==> flow/design.v <==
module flappy_core(
	input clk,
	input resetn,
	input go,
	input stop,
	input jump,
	input [1:0] sw,
	output [7:0] x,
	output [6:0] y,
	output [2:0] colour,
	output [7:0] HEX0,
	output [7:0] HEX1,
	output [7:0] HEX2,
	output [7:0] HEX3,
	output [14:0] LEDR
	);
	 wire [27:0] score;
	 wire [3:0] score_thousands;
	 wire [3:0] score_hundreds;
	 wire [3:0] score_tens;
	 wire [3:0] score_ones;
    wire [1112:0] draw;
    wire [27:0] rate;
	 wire [15:0] counter;
    wire start, move, lose;
    control c(
	.clk(clk),
	.go(go),
	.stop(stop),
   .start(start),
	.resetn(resetn),
	.move(move),
	.lose(lose)
	);
    datapath d(
	.clk(clk),
	.start(start),
	.move(move),
	.jump(jump),
	.rate(rate),
	.resetn(resetn),
	.draw(draw),
	.LEDR(LEDR[14:0]),
	.score(score),
	.lose(lose)
	);
    display d0(
	.floor(draw),
	.clk(clk),
	.resetn(resetn),
	.x(x),
	.y(y),
	.colour(colour),
	.counter(counter)
	);
	difficultySwitch diffSw(
		.sel(sw),
		.rate(rate)
	);
	bcd b0(
		.number(score[13:0]),
		.thousands(score_thousands),
		.hundreds(score_hundreds),
		.tens(score_tens),
		.ones(score_ones)
	);
	hex_display h0(
		.IN(score_ones),
		.OUT(HEX0)
	);
	hex_display h1(
		.IN(score_tens),
		.OUT(HEX1)
	);
	hex_display h2(
		.IN(score_hundreds),
		.OUT(HEX2)
	);
	 hex_display h3(
		.IN(score_thousands),
		.OUT(HEX3)
	);
endmodule
module difficultySwitch(
	input [1:0] sel,
	output reg [27:0] rate
	);
	always @(*) begin
		case(sel)
			2'b00: rate = 28'd150;  
			2'b01: rate = 28'd100;  
			2'b10: rate = 28'd80;   
			2'b11: rate = 28'd1500;  
		endcase
	end
endmodule
module control(
	input clk,
	input go,
	input stop,
	input resetn,
	input lose,
	output reg start,
	output reg move
	);
	reg [5:0] cur, next;
	localparam S_READY = 5'd0,
		  S_READY_WAIT = 5'd1,
		  S_MOVE  = 5'd2,
		  S_STOP  = 5'd3;
	always@(*)
	begin: state_table
		case (cur)
			S_READY: next = go ? S_READY_WAIT : S_READY;
			S_READY_WAIT: next = S_MOVE;
			S_MOVE: next = stop ? S_STOP : (lose ? S_READY : S_MOVE);
			S_STOP: next = S_READY;
			default: next = S_READY;
		endcase
	end
	always @(*)
	begin: enable_signals
		start = 1'b0;
		move = 1'b0;
		case (cur) 
			S_READY: begin 
				start = 1'b1;
			end
			S_MOVE: begin 
				move = 1'b1;
			end
			default: begin
			end
		endcase	
	end
	always@(posedge clk) 
	begin: state_FFs
		if (!resetn)
			cur <= S_READY;
		else 
			cur <= next;
	end
endmodule
module datapath (
    input clk,
    input start,
    input move,
    input jump,
	 input [27:0] rate,	
	input resetn,
	output [14:0] LEDR,
	output reg [27:0] score,
	output reg [1112:0] draw,
	output reg lose
    );
    reg [27:0] count;
	 reg [2:0] count2;
	reg [1112:0] obstacles;
    reg [6:0] height;
	reg [4:0] start_falling;
    reg going_up;
	 parameter gap = 7'b0000000;
	 parameter big_gap = {12{gap}};
    always@(posedge clk) begin
		if (!resetn) begin
			count <= rate;
			count2 <= 2'd3;
        	height <= 7'd40;
			going_up <= 1'b1;
			lose <= 1'b0;
			draw <= 1112'b0;
			obstacles[1105:0] <= {7'd35, big_gap, 7'd40, big_gap, 7'd20, big_gap, 7'd30, big_gap, 7'd45, big_gap, 7'd25, big_gap, 7'd35, big_gap, 7'd10};
			score <= 13'b0;
			start_falling <= 5'b0;
		end
        else if (start) begin
        	count <= rate;
        	height <= 7'd40;
         draw <= 1112'b0;
			obstacles[1105:0] <= {7'd35, big_gap, 7'd40, big_gap, 7'd20, big_gap, 7'd30, big_gap, 7'd45, big_gap, 7'd25, big_gap, 7'd35, big_gap, 7'd10};
			going_up <= 1'b1;
			score <= 13'b0;
			lose <= 1'b0;
			count2 <= 2'd3;
        end
		else begin
            if (count == 28'b0) begin
                count <= rate;
				score = score + 1;
				if (count2 == 1'b0) begin
					draw = draw << 7;
					draw[6:0] = obstacles[1105:1099];
					obstacles[1105:0] = {obstacles[1098:0], obstacles[1105:1099]};
					count2 = 2'd3;
				end else
					count2 = count2 - 1;
				if (height == 7'd0) 
					lose <= 1'b1;
				if (height == 7'd80) 
					lose <= 1'b1;
				if (draw[1105:1099] != 7'b0 && (height < draw[1105:1099] || height > draw[1105:1099] + 7'd24))
					lose <= 1'b1;
				if (jump) begin
					start_falling = 5'b1111;
					going_up = 1'b1;			
					end
				else if (start_falling > 0)
					start_falling = start_falling - 1;
				else 
					going_up = 1'b0;
				if (going_up)
					height = height + 1;
				else
					height = height -1;
				draw[1112:1106] = height;
				end
            else
				count <= count - 1;
        end
    end
    assign LEDR[5:0] = 6'b0;
    assign LEDR[7] = 1'b0;
    assign LEDR[6] = going_up;
    assign LEDR[14:8] = height;
endmodule
module display (
    input [1112:0] floor,
    input clk,
	 input resetn,
    output reg [7:0] x,
    output reg [6:0] y,
    output reg [2:0] colour,
	 output reg [15:0] counter
    );
   reg [7:0] x_init;
   reg [8:0] y_init;
	reg [8:0] runner_count;
	reg [6:0] runner_height;
	reg [1112:0] local_draw;
	reg [7:0] y_pixel;
	reg [7:0] pipe_height;  
	reg [8:0] count;
    always@(posedge clk) begin
		if (!resetn) begin
			x_init <= 8'd2;
			y_init <= 9'd84;		
			counter <= 15'b0;
			local_draw <= floor;
			count <= 8'd0;			
		end
		else begin
			if (counter < 15'd12800) begin
				if (counter < 15'd160) begin
					if (counter < 15'd80) 
						x <= 8'd0;
					else 
						x <= 8'd1;
					runner_count = counter % 80;
					y = y_init - runner_count;
					runner_height = floor[1112:1106];
					if (runner_count == 7'd0)
						colour = 3'b011;
					else if (runner_count < runner_height || runner_count > runner_height + 3)
						colour = 3'b011;
					else 
						colour = 3'b100;
				end 
				else begin
					count = (counter-160) % 320;
					if (count < 80)
						x <= x_init;
					else if (count < 160)
						x <= x_init + 1;
					else if (count < 240)
						x <= x_init + 2;
					else if (count < 320)
						x <= x_init + 3;
					y_pixel = count % 80;
					y <= y_init - y_pixel;
					pipe_height = local_draw[1105:1099];
					if (y_pixel < pipe_height || y_pixel > pipe_height + 7'd24)
						colour = 3'b110;
					else 
						colour = 3'b011;
					if (pipe_height == 7'd0) 
						colour = 3'b011;
					if (count == 15'd319) begin
						x_init <= x_init + 4;
						local_draw <= local_draw << 7;
					end
				end
				counter = counter + 1;
			end
			else begin 
				x_init <= 8'd2;
				y_init <= 9'd84;
				counter <= 15'b0;
				local_draw <= floor;
				count <= 8'd0;
			end
		end
	end
endmodule
module hex_display(IN, OUT);
    input [3:0] IN;
	output reg [7:0] OUT;
	always @(*)
	begin
	case(IN[3:0])
		4'b0000: OUT = 7'b1000000;
		4'b0001: OUT = 7'b1111001;
		4'b0010: OUT = 7'b0100100;
		4'b0011: OUT = 7'b0110000;
		4'b0100: OUT = 7'b0011001;
		4'b0101: OUT = 7'b0010010;
		4'b0110: OUT = 7'b0000010;
		4'b0111: OUT = 7'b1111000;
		4'b1000: OUT = 7'b0000000;
		4'b1001: OUT = 7'b0011000;
		4'b1010: OUT = 7'b0001000;
		4'b1011: OUT = 7'b0000011;
		4'b1100: OUT = 7'b1000110;
		4'b1101: OUT = 7'b0100001;
		4'b1110: OUT = 7'b0000110;
		4'b1111: OUT = 7'b0001110;
		default: OUT = 7'b0111111;
	endcase
	end
endmodule
module bcd(number, thousands, hundreds, tens, ones);
   input  [13:0] number;
   output reg [3:0] thousands;
   output reg [3:0] hundreds;
   output reg [3:0] tens;
   output reg [3:0] ones;
   reg [29:0] shift;
   integer i;
   always @(number)
   begin
      shift[29:14] = 0;
      shift[13:0]  = number;
      for (i=0; i<14; i=i+1) begin
         if (shift[17:14] >= 5)
            shift[17:14] = shift[17:14] + 3;
         if (shift[21:18] >= 5)
            shift[21:18] = shift[21:18] + 3;
         if (shift[25:22] >= 5)
            shift[25:22] = shift[25:22] + 3;
		if (shift[29:26] >= 5)
			shift[29:26] = shift[29:26] + 3;
         shift = shift << 1;
      end
	  thousands = shift[29:26];
      hundreds  = shift[25:22];
      tens      = shift[21:18];
      ones      = shift[17:14];
   end
endmodule
== Step by step through the tools: flappy_core ==
The steps from the RTL of flappy_core to its reports follow in flow order.
Lines are those of the file above, counted from 1.
Operators: Yosys type, input widths -> output width; for muxes data width and select width s.
Cell names lack the library's common part.
Not given: n/a
Set-up
  design top: flappy_core
  clock port: clk
  standard-cell library: sky130hd
  corner: tt_025C_1v80

== After elaboration ==
Yosys after proc, flatten, opt, wreduce and memory -nomap, before mapping. Memory bits, and registers merged into a memory's read port (data or address), are not among the register bits. Print and check cells are not counted.
Yosys's memory passes give these memory sizes; they may raise the number of words (mostly to a power of two), join words into wider ones and drop unused or constant bits.
Cells by class
  add/sub/neg operators: 63
  divide/modulo/power cells: 3
  order comparisons: 60
  equality and inequality tests: 10
  multiplexer cells: 87
  bitwise gates (word level): 3
  reduce/logical cells: 24
Operator list (number)
  $mux 1106: 4
  $mux 1099: 4
  $mod 32x9->32 const B: 1
  $mod 16x7->32 const B: 1
  $mod 9x7->32 const B: 1
  $ge 4x3->1 const B: 42
  $add 4x2->4 const B: 33
  $mux 4: 33
  $pmux 28 s4: 1
  $mux 28: 3
  $mux 3: 19
  $mux 8: 5
  $add 28x1->28 const B: 1
  $sub 28x1->28 const B: 1
  $logic_not 28->1: 1
  $add 3x2->3 const B: 9
  $lt 9x8->1 const B: 2
  $pmux 6 s3: 1
  $sub 16x8->17 const B: 1
  $add 16x1->16 const B: 1
  $lt 16x14->1 const B: 1
  $lt 16x7->1 const B: 1
  $lt 16x8->1 const B: 1
  $add 8x2->8 const B: 2
  $mux 5: 3
  $sub 7x7->7 const A: 2
  $logic_not 7->1: 2
  $mux 7: 2
Not listed: further kinds 46, cells in them 72.
Bit counts
  register bits after elaboration: 3446
  memory bits (read-only): 448
  memory cells: 4
  input bits: 7
  output and inout bits: 65
  word-level cells: 272
Memory list
  (name not given): depth 16, width 7, rd ports 1, wr ports 0, RTL line 309  | case(IN[3:0])
  (name not given): depth 16, width 7, rd ports 1, wr ports 0, RTL line 309
  (name not given): depth 16, width 7, rd ports 1, wr ports 0, RTL line 309
  (name not given): depth 16, width 7, rd ports 1, wr ports 0, RTL line 309

== Logic depth ==
Depth = most cells in a row (Yosys ltp): at word level without a register or memory, in the mapped netlist without a sequential cell, where the memories' decode and read muxes count.
Depth
  word-level depth: 26
  ABC_AREA: 0
  mapped depth: 78
  depth with buffers taken out: 75

== Mapped cells and area ==
Yosys stat after the flow's synthesis: flattened, memories mapped to cells. It holds for the ABC_AREA given above (unset counts as 0); a run with the other value may have another netlist.
Mapped netlist
  mapped cells: 15754
  chip area (Yosys): 133583.1 um2
  sequential part of the area: 79676.4 um2
  mapped flip-flops: 3418
  buffer cells: 1049
Cell types
  dfxtp_1: number 2294, total area 4.59E+04 um2
  edfxtp_1: number 1124, total area 3.38E+04 um2
  nand2_1: number 7790, total area 2.92E+04 um2
  a21oi_1: number 2251, total area 1.13E+04 um2
  clkbuf_1: number 991, total area 3.72E+03 um2
  ha_1: number 135, total area 1689.12 um2
  xnor2_1: number 84, total area 735.706 um2
  nor2_1: number 166, total area 623.098 um2
  mux2i_1: number 46, total area 460.442 um2
  nand3_1: number 79, total area 395.379 um2
  inv_1: number 99, total area 371.606 um2
  xor2_1: number 35, total area 306.544 um2
  o21ai_0: number 48, total area 240.23 um2
  nand2b_1: number 36, total area 225.216 um2
  nor3_1: number 38, total area 190.182 um2
  nor2b_1: number 26, total area 162.656 um2
  a211oi_1: number 20, total area 150.144 um2
  a21o_1: number 20, total area 150.144 um2
Not listed: further types 98, cells in them 472.
The figures by module come from a second, unflattened synthesis with its own total; it is not the netlist above.
Unflattened totals
  cells (unflattened synthesis): 16030
  area (unflattened synthesis): 135491.2 um2
Rows give one instance, submodules left out.
By module
  datapath: instances 1, cells 10090, area 79182.2 um2, seq. area 45683.8 um2
  display: instances 1, cells 5207, area 50921.3 um2, seq. area 34192.8 um2
  bcd: instances 1, cells 540, area 3876.2 um2, seq. area 0.0 um2
  hex_display: instances 4, cells 37, area 279.0 um2, seq. area 0.0 um2
  difficultySwitch: instances 1, cells 34, area 259.0 um2, seq. area 0.0 um2
  control: instances 1, cells 11, area 136.4 um2, seq. area 80.1 um2
  flappy_core: instances 1, cells 0, area 0.0 um2, seq. area 0.0 um2

== Timing after synthesis ==
Source: OpenSTA report_checks on the synthesized netlist (no wires, ideal clock, input and output delay 20% of the period each), path of least setup slack; recovery checks are left aside. Register names are those of the netlist, which keeps one name where synthesis merged equal registers.
Timing path post-synthesis
  path kind: register to register
  start point: register d0.counter[5]
  end point: register d0.local_draw[0]
  period: 20000 ps
  setup time: 1687 ps
  time at the first pin: 0 ps
  data arrival time: 30600 ps
  data required time: 18313 ps
  setup slack: -12287 ps
  delay of the path: 32287 ps
  stages: 19
  path buffers: 3
  synthesis period reached: 32287 ps
"delay of the path" = arrival - input delay + setup time.
"stages": output pins that drive a net of the path, with the launching flip-flop's if there is one; two outputs of one cell count as two.
"synthesis period reached" = period - worst setup slack (recovery checks aside). The figure is calculated, with input and output delays left at 20% of the set period.
Between the ends stands the longest chain of elaborated cells between them, by number of cells; it is not shown to be the way that was timed. Of several equally long chains one is given.
A line is the first line of the expression or statement that the cell stems from. Yosys adds cells for indexed reads and writes and turns some case tables into memories.
A register here has more assigning lines than the two given.
Only ways into the end's enable, where the timed path ends, are counted here.
On the way, post-synthesis
  path through: dfxtp_1 -> clkbuf_1 -> inv_1 -> ha_1 -> and2b_1 -> nor2_1 -> and2_1 -> buf_2 -> nor3_1 -> nor3_1 -> o31ai_4 -> o211ai_1 -> and3_1 -> buf_2 -> or4b_2 -> a21oi_1 -> a311o_1 -> o2111a_1 -> nand2b_1
  length of the longest elaborated chain: 5
  elaborated cells on any way between the ends: 8
  RTL lines with such cells: 4
  classes of those cells: 1 x add/sub; 1 x div; 2 x compare; 3 x eq/ne; 1 x reduce/logical
RTL lines, path post-synthesis
  start, declared: RTL line 233  | output reg [15:0] counter
  start, assigned: RTL line 247  | counter <= 15'b0;
  start, assigned: RTL line 292  | counter = counter + 1;
  $sub 16x8->17: RTL line 269  | count = (counter-160) % 320;
  $mod 32x9->32: RTL line 269
  $eq 9x9->1: RTL line 287  | if (count == 15'd319) begin
  $ne 3x3->1
  $reduce_and 2->1
  end, assigned: RTL line 289  | local_draw <= local_draw << 7;
  end, assigned: RTL line 298  | local_draw <= floor;
  end, declared: RTL line 239  | reg [1112:0] local_draw;

== Path in the finished layout ==
Path of least setup slack in the final report of run 2 (OpenROAD, finished layout, wires in). Where an end is a register, its clock arrival counts in the times.
The path's times are printed in steps of 10 ps; the period is the one set.
Timing path after layout
  path kind: register to output
  start point: register (name not given)
  end point: output HEX2[3]
  period: 20400 ps
  output delay: 4080 ps
  time at the first pin: 1010 ps
  data arrival time: 13640 ps
  data required time: 16320 ps
  setup slack: 2680 ps
  stages: 73
  path buffers: 18
Between the ends stands the longest chain of elaborated cells between them, by number of cells; it is not shown to be the way that was timed. Of several equally long chains one is given.
A memory read counts as a cell of the chain, while the word-level depth stops at memories.
On the way, after layout
  path through: dfxtp_4 -> inv_4 -> ha_4 -> inv_2 -> ha_4 -> a21oi_4 -> xnor2_2 -> inv_2 -> ha_4 -> and2b_4 -> o21ai_4 -> a21oi_4 -> buf_4 -> mux2i_4 -> a21o_1 -> and2_4 -> ha_4 -> inv_2 -> [37 not listed] -> xnor2_2 -> ha_2 -> nand2b_4 -> or4b_1 -> a21o_1 -> nand3_4 -> xnor2_4 -> inv_2 -> ha_4 -> nor2b_4 -> o31ai_4 -> buf_6 -> xnor2_4 -> ha_4 -> mux2i_2 -> nor2_1 -> nor4_2 -> buf_2
  length of the longest elaborated chain: 25
  elaborated cells on any way between the ends: 97
  RTL lines with such cells: 7
  classes of those cells: 32 x add/sub; 32 x compare; 32 x mux; 1 x memory
RTL lines, path after layout
  start, declared: RTL line 152
  start, assigned: RTL line 173
  start, assigned: RTL line 189
  $add 4x2->4: RTL line 344  | shift[17:14] = shift[17:14] + 3;
  $mux 4: RTL line 343  | if (shift[17:14] >= 5)
  $ge 4x3->1: RTL line 343
  $mux 4: RTL line 343
  $ge 4x3->1: RTL line 343
  $mux 4: RTL line 343
  $ge 4x3->1: RTL line 343
  [11 not listed]
  $ge 4x3->1: RTL line 343
  $mux 4: RTL line 343
  $add 4x2->4: RTL line 344
  $mux 4: RTL line 343
  $add 4x2->4: RTL line 346  | shift[21:18] = shift[21:18] + 3;
  $mux 4: RTL line 345  | if (shift[21:18] >= 5)
  $mem_v2 16x7: RTL line 309  | case(IN[3:0])
  end, declared: RTL line 13  | output [7:0] HEX2,

## Implementation results

5 stored runs of flappy_core in the flow (synthesis by Yosys, layout by OpenROAD, sky130hd cells), in arbitrary order. Constraints: input delay and output delay 20% of the set period each, output load 0.01 pF.
"reached clock period" is the run's clock period less its worst setup slack. It is reckoned from that one timing run; input and output delays stay at 20% of the period that was set.
By "critical path time" is meant the share of the clock period that the worst setup path is allowed (20% is reserved at inputs, 20% at outputs), minus its slack. Clock arrival times at its registers enter into it.
"total power of the final layout" is the tool's figure for a default switching activity; nothing was simulated.
"critical path time" is known to 10 ps.

==> run 1: settings <==
{ "CAP_MARGIN": 10, "CELL_PAD_IN_SITES_DETAIL_PLACEMENT": 1, "CELL_PAD_IN_SITES_GLOBAL_PLACEMENT": 0, "CORE_ASPECT_RATIO": 0.66, "CORE_MARGIN": 3, "CORE_UTILIZATION": 45, "CTS_CLUSTER_DIAMETER": 20, "GPL_TIMING_DRIVEN": 0, "HOLD_SLACK_MARGIN": -0.02, "MAX_ROUTING_LAYER": "met4", "MIN_ROUTING_LAYER": "met2", "PLACE_DENSITY": 0.6, "SETUP_SLACK_MARGIN": 5.0, "SLEW_MARGIN": 30, "period_ns": 20.4 }
==> run 1: results <==
did not finish, routing stopped with GRT-0232

==> run 2: settings <==
{ "CAP_MARGIN": 10, "CELL_PAD_IN_SITES_DETAIL_PLACEMENT": 1, "CELL_PAD_IN_SITES_GLOBAL_PLACEMENT": 1, "CORE_UTILIZATION": 45, "CTS_CLUSTER_DIAMETER": 20, "MAX_ROUTING_LAYER": "met4", "PLACE_DENSITY": 0.6, "SETUP_SLACK_MARGIN": 5.0, "SLEW_MARGIN": 30, "period_ns": 20.4, "CORE_MARGIN": 2 }
==> run 2: results <==
worst-case hold slack: 387 ps
setup TNS: 0 ps
critical path time: 13640 ps
critical path kind: register to output
area of the die: 301225.0 um2
cell area after synthesis: 133583.1 um2
reached clock period: 17722 ps
total power of the final layout: 25556 µW
utilization of the finished layout: 0.614
lowest setup slack: 2678 ps
standard-cell area after routing: 181761.0 um2

==> run 3: settings <==
{ "ABC_AREA": 1, "CAP_MARGIN": 5, "CORE_UTILIZATION": 16, "MAX_ROUTING_LAYER": "met5", "PLACE_DENSITY": 0.78, "SLEW_MARGIN": 30, "TNS_END_PERCENT": 80, "period_ns": 21.8, "CORE_MARGIN": 2 }
==> run 3: results <==
worst-case hold slack: 408 ps
setup TNS: 0 ps
critical path time: 12380 ps
critical path kind: register to output
area of the die: 835076.0 um2
cell area after synthesis: 132444.5 um2
reached clock period: 16740 ps
total power of the final layout: 13070 µW
utilization of the finished layout: 0.188
lowest setup slack: 5060 ps
standard-cell area after routing: 155518.0 um2

==> run 4: settings <==
{ "CAP_MARGIN": 30, "CELL_PAD_IN_SITES_DETAIL_PLACEMENT": 1, "CELL_PAD_IN_SITES_GLOBAL_PLACEMENT": 1, "CORE_UTILIZATION": 45, "CTS_CLUSTER_DIAMETER": 20, "PLACE_DENSITY": 0.6, "period_ns": 20.0, "CORE_MARGIN": 2, "SLEW_MARGIN": 20 }
==> run 4: results <==
worst-case hold slack: 409 ps
setup TNS: 0 ps
critical path time: 15130 ps
critical path kind: register to output
area of the die: 301225.0 um2
cell area after synthesis: 133583.1 um2
reached clock period: 19131 ps
total power of the final layout: 25871 µW
utilization of the finished layout: 0.604
lowest setup slack: 869 ps
standard-cell area after routing: 178679.0 um2

==> run 5: settings <==
{ "CAP_MARGIN": 30, "CELL_PAD_IN_SITES_DETAIL_PLACEMENT": 1, "CELL_PAD_IN_SITES_GLOBAL_PLACEMENT": 0, "CORE_ASPECT_RATIO": 0.66, "CORE_MARGIN": 8, "CORE_UTILIZATION": 45, "CTS_CLUSTER_DIAMETER": 20, "GPL_TIMING_DRIVEN": 0, "HOLD_SLACK_MARGIN": -0.02, "MAX_ROUTING_LAYER": "met4", "MIN_ROUTING_LAYER": "met2", "PLACE_DENSITY": 0.6, "SETUP_SLACK_MARGIN": 5.0, "SLEW_MARGIN": 30, "period_ns": 20.4 }
==> run 5: results <==
did not finish, routing stopped with GRT-0232
